==> flow/design.v <==
module MUX(input [31:0] DMAport, output reg [24:0] out0, out1, out2, out3, out4, out5);
	always @ (*) begin
		out0 = 25'b0;
		out1 = 25'b0;
		out2 = 25'b0;
		out3 = 25'b0;
		out4 = 25'b0;
		out5 = 25'b0;
		case(DMAport[2:0])
			3'b000: out0 = DMAport[31:7];
			3'b001: out1 = DMAport[31:7];
			3'b010: out2 = DMAport[31:7];
			3'b011: out3 = DMAport[31:7];
			3'b100: out4 = DMAport[31:7];
			3'b101: out5 = DMAport[31:7];
			default:;
		endcase
	end
endmodule
module Register(input clk, input rst, input enable, input [23:0] datain, output reg [23:0] dataout);
	always @ (posedge clk or posedge rst) begin
		if (rst)
			dataout <= 24'b0;
		else if(enable)
			dataout <= datain;
	end
endmodule
module Wallace_BaughWooley (
    input  signed [7:0] a,
    input  signed [7:0] b,
    output signed [15:0] prod
);
    assign prod = a * b;
endmodule
module ConvEngine (
    input         clk,
    input         rst,
    input  [31:0] DMAport,        
    input         acc_enable,     
    input         acc_clear,      
    output [31:0] result          
);
    wire [24:0] mux_out0, mux_out1, mux_out2, mux_out3, mux_out4, mux_out5;
    MUX demux (
        .DMAport(DMAport),
        .out0(mux_out0),
        .out1(mux_out1),
        .out2(mux_out2),
        .out3(mux_out3),
        .out4(mux_out4),
        .out5(mux_out5)
    );
    wire [23:0] reg_data [5:0];
    Register reg0 (
        .clk(clk),
        .rst(rst),
        .enable(mux_out0[0]),
        .datain(mux_out0[24:1]),
        .dataout(reg_data[0])
    );
    Register reg1 (
        .clk(clk),
        .rst(rst),
        .enable(mux_out1[0]),
        .datain(mux_out1[24:1]),
        .dataout(reg_data[1])
    );
    Register reg2 (
        .clk(clk),
        .rst(rst),
        .enable(mux_out2[0]),
        .datain(mux_out2[24:1]),
        .dataout(reg_data[2])
    );
    Register reg3 (
        .clk(clk),
        .rst(rst),
        .enable(mux_out3[0]),
        .datain(mux_out3[24:1]),
        .dataout(reg_data[3])
    );
    Register reg4 (
        .clk(clk),
        .rst(rst),
        .enable(mux_out4[0]),
        .datain(mux_out4[24:1]),
        .dataout(reg_data[4])
    );
    Register reg5 (
        .clk(clk),
        .rst(rst),
        .enable(mux_out5[0]),
        .datain(mux_out5[24:1]),
        .dataout(reg_data[5])
    );
    wire signed [7:0] pixel [8:0];
    wire signed [7:0] kernel [8:0];
    assign pixel[0] = reg_data[0][23:16];
    assign pixel[1] = reg_data[0][15:8];
    assign pixel[2] = reg_data[0][7:0];
    assign pixel[3] = reg_data[1][23:16];
    assign pixel[4] = reg_data[1][15:8];
    assign pixel[5] = reg_data[1][7:0];
    assign pixel[6] = reg_data[2][23:16];
    assign pixel[7] = reg_data[2][15:8];
    assign pixel[8] = reg_data[2][7:0];
    assign kernel[0] = reg_data[3][23:16];
    assign kernel[1] = reg_data[3][15:8];
    assign kernel[2] = reg_data[3][7:0];
    assign kernel[3] = reg_data[4][23:16];
    assign kernel[4] = reg_data[4][15:8];
    assign kernel[5] = reg_data[4][7:0];
    assign kernel[6] = reg_data[5][23:16];
    assign kernel[7] = reg_data[5][15:8];
    assign kernel[8] = reg_data[5][7:0];
    wire signed [15:0] prod [8:0];
    Wallace_BaughWooley mult0 (.a(pixel[0]), .b(kernel[0]), .prod(prod[0]));
    Wallace_BaughWooley mult1 (.a(pixel[1]), .b(kernel[1]), .prod(prod[1]));
    Wallace_BaughWooley mult2 (.a(pixel[2]), .b(kernel[2]), .prod(prod[2]));
    Wallace_BaughWooley mult3 (.a(pixel[3]), .b(kernel[3]), .prod(prod[3]));
    Wallace_BaughWooley mult4 (.a(pixel[4]), .b(kernel[4]), .prod(prod[4]));
    Wallace_BaughWooley mult5 (.a(pixel[5]), .b(kernel[5]), .prod(prod[5]));
    Wallace_BaughWooley mult6 (.a(pixel[6]), .b(kernel[6]), .prod(prod[6]));
    Wallace_BaughWooley mult7 (.a(pixel[7]), .b(kernel[7]), .prod(prod[7]));
    Wallace_BaughWooley mult8 (.a(pixel[8]), .b(kernel[8]), .prod(prod[8]));
    wire signed [31:0] prod_ext [8:0];
    assign prod_ext[0] = {{16{prod[0][15]}}, prod[0]};
    assign prod_ext[1] = {{16{prod[1][15]}}, prod[1]};
    assign prod_ext[2] = {{16{prod[2][15]}}, prod[2]};
    assign prod_ext[3] = {{16{prod[3][15]}}, prod[3]};
    assign prod_ext[4] = {{16{prod[4][15]}}, prod[4]};
    assign prod_ext[5] = {{16{prod[5][15]}}, prod[5]};
    assign prod_ext[6] = {{16{prod[6][15]}}, prod[6]};
    assign prod_ext[7] = {{16{prod[7][15]}}, prod[7]};
    assign prod_ext[8] = {{16{prod[8][15]}}, prod[8]};
    wire signed [31:0] sum_products;
    assign sum_products = prod_ext[0] + prod_ext[1] + prod_ext[2] +
                          prod_ext[3] + prod_ext[4] + prod_ext[5] +
                          prod_ext[6] + prod_ext[7] + prod_ext[8];
    reg signed [31:0] accumulator;
    always @(posedge clk or posedge rst) begin
        if (rst) begin
            accumulator <= 32'b0;
        end else if (acc_clear) begin
            accumulator <= 32'b0;
        end else if (acc_enable) begin
            accumulator <= accumulator + sum_products;
        end
    end
    assign result = accumulator;
endmodule
# Reports on ConvEngine
# Module ConvEngine before and after one edit of its RTL, step after step.
# "before" refers to lines of the RTL above, "after" to lines of the edited file.
# "delta": "after" minus "before" as printed here. "change_rel_pct": 100 x difference / "before".
# Library cell names are shortened.
# A cell with - has no value.
# inputs
design,ConvEngine
clock,clk
library,sky130hd
corner,tt_025C_1v80

# The edit
# Unified diff, file above to edited file.
# The edit is scripted: it alters the design's behaviour and was not made to optimise anything.
# begin of diff
@@ -135,5 +135,5 @@
     assign prod_ext[8] = {{16{prod[8][15]}}, prod[8]};
     wire signed [31:0] sum_products;
-    assign sum_products = prod_ext[0] + prod_ext[1] + prod_ext[2] +
+    assign sum_products = (prod_ext[0] + prod_ext[1] ^ prod_ext[2]) +
                           prod_ext[3] + prod_ext[4] + prod_ext[5] +
                           prod_ext[6] + prod_ext[7] + prod_ext[8];
# end of diff

# Word-level counts
# Counts by Yosys on the flattened word-level netlist (proc, flatten, opt, wreduce). Print and check cells are left out. Cells with the same type and inputs are merged into one.
# bits
element,before,after,delta,change_rel_pct
register_bits,176,176,0,0.00
input_bits,36,36,0,0.00
wordCells,40,40,0,0.00
# op_classes
element,before,after,delta,change_rel_pct
add_sub_neg,9,8,-1,-11.11
mul,9,9,0,0.00
eq_ne,5,5,0,0.00
mux,8,8,0,0.00
n_logic,0,1,1,-
reduce_logical,2,2,0,0.00
# op_table
cell,before,after,delta,change_rel_pct
23-bit by 16-bit adder with 24-bit output,1,0,-1,-100.00
32-bit by 24-bit adder with 32-bit output,1,0,-1,-100.00
32-bit by 23-bit adder with 32-bit output,0,1,1,-
17-bit by 16-bit bitwise XOR with 17-bit output,0,1,1,-
# Operator kinds equal on both sides are left out: 15.

# Longest topological paths
# Depth = most cells in a row (Yosys ltp): at word level without a register or memory, in the mapped netlist without a sequential cell, where the memories' decode and read muxes count.
# depth
element,before,after,delta,change_rel_pct
word_depth,12,12,0,0.00
abc_area,0,0,-,-
ltp_mapped,31,48,17,54.84
mapped_depth_nobuf,30,47,17,56.67

# After synthesis
# Yosys stat after the flow's synthesis: flattened, memories mapped to cells. It holds for the ABC_AREA given above (unset counts as 0); a run with the other value may have another netlist.
# synth_totals
element,before,after,delta,change_rel_pct
stdcells,3363,3492,129,3.84
synth_area_mm2,0.0357418,0.0366139,0.0008721,2.44
ffs,176,176,0,0.00
buffers,57,78,21,36.84
# types
cell,before,after,delta,change_rel_pct
ha_1,215,298,83,38.60
inv_1,1044,987,-57,-5.46
nand2_1,214,263,49,22.90
xnor2_1,28,72,44,157.14
fa_1,908,867,-41,-4.52
and2_1,307,266,-41,-13.36
nor2b_1,34,15,-19,-55.88
clkbuf_1,55,72,17,30.91
a21oi_1,23,38,15,65.22
nor2_1,43,57,14,32.56
a21o_1,9,22,13,144.44
xor2_1,7,20,13,185.71
nand2b_1,35,45,10,28.57
o21ai_0,14,24,10,71.43
o21a_1,9,3,-6,-66.67
a31oi_1,2,6,4,200.00
a211oi_1,6,9,3,50.00
o211ai_1,6,3,-3,-50.00
# Cell types equal on both sides are left out: 9.
# Not every row of either side is listed.
# By module: a second synthesis without flattening, with its own total; a netlist apart from the flattened one above.
# hier_totals
element,before,after,delta,change_rel_pct
hier_cells,3817,3840,23,0.60
area_unflattened_mm2,0.0384406,0.0381578,-0.0002828,-0.74
# Rows give one instance, submodules left out.
# by_module_before
module,instances,n_cells,mod_area_mm2,seq_area_mm2
Wallace_BaughWooley,9,284,0.0025124,0
ConvEngine,1,751,0.0077287,0.0008008
Register,6,52,0.001001,0.0006006
MUX,1,198,0.0020945,0
# by_module_after
module,instances,n_cells,mod_area_mm2,seq_area_mm2
Wallace_BaughWooley,9,284,0.0025124,0
ConvEngine,1,774,0.0074459,0.0008008
Register,6,52,0.001001,0.0006006
MUX,1,198,0.0020945,0

# Worst setup path after synthesis
# Path of least setup slack by OpenSTA after synthesis, without wires, with an ideal clock, recovery checks aside; 20% of the period is set as input and as output delay. Where synthesis merged equal registers, the netlist keeps one of their names.
# synth_path
element,before,after,delta,change_rel_pct
path_type,reg2reg,reg2reg,-,-
startpoint,register reg3.dataout[16],register reg0.dataout[15],-,-
endpoint,register accumulator[31],register accumulator[28],-,-
period_ns,10.0,10.0,0.0,0.00
t_first_pin_ns,0.000,0.000,0.000,-
arrival_time_ns,8.613,12.384,3.771,43.78
required_ns,9.918,9.874,-0.044,-0.44
setup_slack_ns,1.305,-2.510,-3.815,-
delay_ns,8.695,12.510,3.815,43.88
stages,26,44,18,69.23
n_path_buf,1,1,0,0.00
synth_period_reached_ns,8.695,12.51,3.815,43.88
# "delay_ns" = arrival - input delay + setup time.
# "stages" counts driving pins, that of a launching flip-flop among them; a cell with two outputs on the path counts twice.
# "synth_period_reached_ns" is the clock period less the worst setup slack; recovery checks do not enter. This is arithmetic on one report: input and output delays are still those of the set period (20% each).
# The rows between start and end are the longest chain of elaborated cells between them; the timing report does not say that the signal goes this way. Where chains are equally long, one stands for them.
# A line is the first line of the expression or statement that the cell stems from. Yosys adds cells for indexed reads and writes and turns some case tables into memories.
# A register here has more assigning lines than the two given.
# synth_between_before
cell_sequence,dfrtp_1 -> clkbuf_1 -> and2_1 -> fa_1 -> fa_1 -> fa_1 -> fa_1 -> fa_1 -> inv_1 -> fa_1 -> inv_1 -> fa_1 -> fa_1 -> fa_1 -> inv_1 -> fa_1 -> inv_1 -> ha_1 -> a21oi_2 -> o21bai_1 -> a2111o_1 -> nor3b_2 -> o31a_2 -> a21oi_2 -> or4b_1 -> a31oi_1
elab_chain_cells,12
cone_cells,12
cone_lines,5
# synth_lines_before
element,line_no,rtl
"start, declared",20,"module Register(input clk, input rst, input enable, input [23:0] datain, output reg [23:0] dataout);"
"start, assigned",23,dataout <= 24'b0;
"start, assigned",25,dataout <= datain;
8-bit by 8-bit multiplier with 16-bit output,33,assign prod = a * b;
16-bit by 16-bit adder with 17-bit output,137,
17-bit by 16-bit adder with 18-bit output,137,
18-bit by 16-bit adder with 19-bit output,137,
19-bit by 16-bit adder with 20-bit output,137,
20-bit by 16-bit adder with 21-bit output,137,
21-bit by 16-bit adder with 22-bit output,137,
22-bit by 16-bit adder with 23-bit output,137,
23-bit by 16-bit adder with 24-bit output,137,
32-bit by 24-bit adder with 32-bit output,147,
32-bit two-way mux,146,end else if (acc_enable) begin
32-bit two-way mux,144,end else if (acc_clear) begin
"end, assigned",143,accumulator <= 32'b0;
"end, assigned",147,
"end, declared",140,reg signed [31:0] accumulator;
# synth_between_after
cell_sequence,dfrtp_1 -> clkbuf_1 -> and2_1 -> inv_1 -> fa_1 -> fa_1 -> inv_1 -> fa_1 -> fa_1 -> fa_1 -> inv_1 -> fa_1 -> inv_1 -> ha_1 -> nor3_1 -> nor2_1 -> a31o_2 -> o41ai_2 -> [... 8 more ...] -> fa_1 -> inv_1 -> fa_1 -> fa_1 -> inv_1 -> fa_1 -> inv_1 -> fa_1 -> inv_1 -> ha_1 -> a21o_1 -> a21o_1 -> a21o_1 -> a211oi_1 -> o21bai_1 -> o31ai_1 -> a21oi_1 -> a221o_1
elab_chain_cells,12
cone_cells,12
cone_lines,5
# synth_lines_after
element,line_no,rtl
"start, declared",20,"module Register(input clk, input rst, input enable, input [23:0] datain, output reg [23:0] dataout);"
"start, assigned",23,dataout <= 24'b0;
"start, assigned",25,dataout <= datain;
8-bit by 8-bit multiplier with 16-bit output,33,assign prod = a * b;
16-bit by 16-bit adder with 17-bit output,137,
17-bit by 16-bit bitwise XOR with 17-bit output,137,
17-bit by 16-bit adder with 18-bit output,137,
18-bit by 16-bit adder with 19-bit output,137,
19-bit by 16-bit adder with 20-bit output,137,
20-bit by 16-bit adder with 21-bit output,137,
21-bit by 16-bit adder with 22-bit output,137,
22-bit by 16-bit adder with 23-bit output,137,
32-bit by 23-bit adder with 32-bit output,147,
32-bit two-way mux,146,end else if (acc_enable) begin
32-bit two-way mux,144,end else if (acc_clear) begin
"end, assigned",143,accumulator <= 32'b0;
"end, assigned",147,
"end, declared",140,reg signed [31:0] accumulator;

# Worst path after layout
# From the final timing report of each run of pair A: the path of least setup slack in the routed layout; clock arrival at registers is part of the times.
# layout_path
element,before,after,delta,change_rel_pct
path_type,reg2reg,reg2reg,-,-
startpoint,register reg2.dataout[23],register reg3.dataout[19],-,-
endpoint,register accumulator[31],register accumulator[28],-,-
period_ns,10.0,10.0,0.0,0.00
t_first_pin_ns,0.52,0.52,0.00,0.00
arrival_time_ns,9.81,12.31,2.50,25.48
required_ns,10.45,10.40,-0.05,-0.48
setup_slack_ns,0.64,-1.91,-2.55,-
stages,26,44,18,69.23
n_path_buf,0,2,2,-
# The rows between start and end are the longest chain of elaborated cells between them; the timing report does not say that the signal goes this way. Where chains are equally long, one stands for them.
# A register here has more assigning lines than the two given.
# layout_between_before
cell_sequence,dfrtp_1 -> and2_1 -> inv_1 -> fa_1 -> inv_1 -> fa_1 -> inv_1 -> fa_1 -> fa_1 -> fa_1 -> fa_1 -> fa_1 -> inv_1 -> fa_1 -> fa_1 -> inv_1 -> fa_1 -> inv_1 -> ha_1 -> a21o_1 -> a2111o_1 -> nor3b_2 -> o31a_2 -> a21oi_2 -> or4b_1 -> a31oi_1
elab_chain_cells,7
cone_cells,7
cone_lines,5
# layout_lines_before
element,line_no,rtl
"start, declared",20,"module Register(input clk, input rst, input enable, input [23:0] datain, output reg [23:0] dataout);"
"start, assigned",23,dataout <= 24'b0;
"start, assigned",25,dataout <= datain;
8-bit by 8-bit multiplier with 16-bit output,33,assign prod = a * b;
21-bit by 16-bit adder with 22-bit output,137,
22-bit by 16-bit adder with 23-bit output,137,
23-bit by 16-bit adder with 24-bit output,137,
32-bit by 24-bit adder with 32-bit output,147,
32-bit two-way mux,146,end else if (acc_enable) begin
32-bit two-way mux,144,end else if (acc_clear) begin
"end, assigned",143,accumulator <= 32'b0;
"end, assigned",147,
"end, declared",140,reg signed [31:0] accumulator;
# layout_between_after
cell_sequence,dfrtp_1 -> buf_6 -> and2_4 -> fa_2 -> inv_2 -> fa_1 -> inv_1 -> fa_1 -> fa_1 -> fa_1 -> inv_1 -> fa_1 -> inv_2 -> ha_4 -> and2_4 -> a22o_1 -> a31o_2 -> o41ai_4 -> [... 8 more ...] -> fa_1 -> fa_2 -> fa_1 -> inv_1 -> fa_1 -> inv_1 -> fa_1 -> inv_1 -> ha_4 -> nand2_1 -> nor2_2 -> nand2_1 -> or4_4 -> o21ai_4 -> o31ai_4 -> a21oi_2 -> nor2_1 -> a221o_1
elab_chain_cells,12
cone_cells,12
cone_lines,5
# layout_lines_after
element,line_no,rtl
"start, declared",20,"module Register(input clk, input rst, input enable, input [23:0] datain, output reg [23:0] dataout);"
"start, assigned",23,dataout <= 24'b0;
"start, assigned",25,dataout <= datain;
8-bit by 8-bit multiplier with 16-bit output,33,assign prod = a * b;
16-bit by 16-bit adder with 17-bit output,137,
17-bit by 16-bit bitwise XOR with 17-bit output,137,
17-bit by 16-bit adder with 18-bit output,137,
18-bit by 16-bit adder with 19-bit output,137,
19-bit by 16-bit adder with 20-bit output,137,
20-bit by 16-bit adder with 21-bit output,137,
21-bit by 16-bit adder with 22-bit output,137,
22-bit by 16-bit adder with 23-bit output,137,
32-bit by 23-bit adder with 32-bit output,147,
32-bit two-way mux,146,end else if (acc_enable) begin
32-bit two-way mux,144,end else if (acc_clear) begin
"end, assigned",143,accumulator <= 32'b0;
"end, assigned",147,
"end, declared",140,reg signed [31:0] accumulator;

# Measured runs
# Runs of the flow (Yosys, OpenROAD) on both versions; the two runs of a pair have the same settings. The constraints put input and output delay at 20% of the set period each and load the outputs with 0.01 pF.
# flow_settings_pair_A
CORE_UTILIZATION,40
period_ns,10.0
CAP_MARGIN,20
CORE_MARGIN,2
SLEW_MARGIN,20
# measured_pair_A
element,before,after,delta,change_rel_pct
post_synth_area_mm2,0.0357418,0.0366139,0.0008721,2.44
final_die_area_mm2,0.0917605,0.0939698,0.0022093,2.41
final_cell_area_mm2,0.0384569,0.0423331,0.0038762,10.08
utilization_frac,0.434,0.468,0.034,-
ws_setup_ns,0.641,-1.913,-2.554,-
fin_tns_ns,0.000,-36.457,-36.457,-
hold_ws_ns,0.558,0.573,0.015,-
achieved_period_ns,9.359,11.913,2.554,27.29
# flow_settings_pair_B
ABC_AREA,0
CORE_MARGIN,9
CORE_UTILIZATION,27
CTS_CLUSTER_DIAMETER,169
CTS_CLUSTER_SIZE,49
GPL_ROUTABILITY_DRIVEN,0
PLACE_DENSITY_LB_ADDON,0.24
SETUP_SLACK_MARGIN,3.45
TNS_END_PERCENT,80
period_ns,16.1
CAP_MARGIN,20
SLEW_MARGIN,20
# measured_pair_B
element,before,after,delta,change_rel_pct
post_synth_area_mm2,0.0357418,0.0366139,0.0008721,2.44
final_die_area_mm2,0.145798,0.149189,0.003391,2.33
final_cell_area_mm2,0.0390512,0.0410181,0.0019669,5.04
utilization_frac,0.297,0.306,0.009,-
ws_setup_ns,6.419,3.698,-2.721,-
fin_tns_ns,0.000,0.000,0.000,-
hold_ws_ns,0.571,0.574,0.003,-
achieved_period_ns,9.681,12.402,2.721,28.11
# "achieved_period_ns": clock period set for the run, less the worst setup slack. It is reckoned from that one timing run; input and output delays stay at 20% of the period that was set.
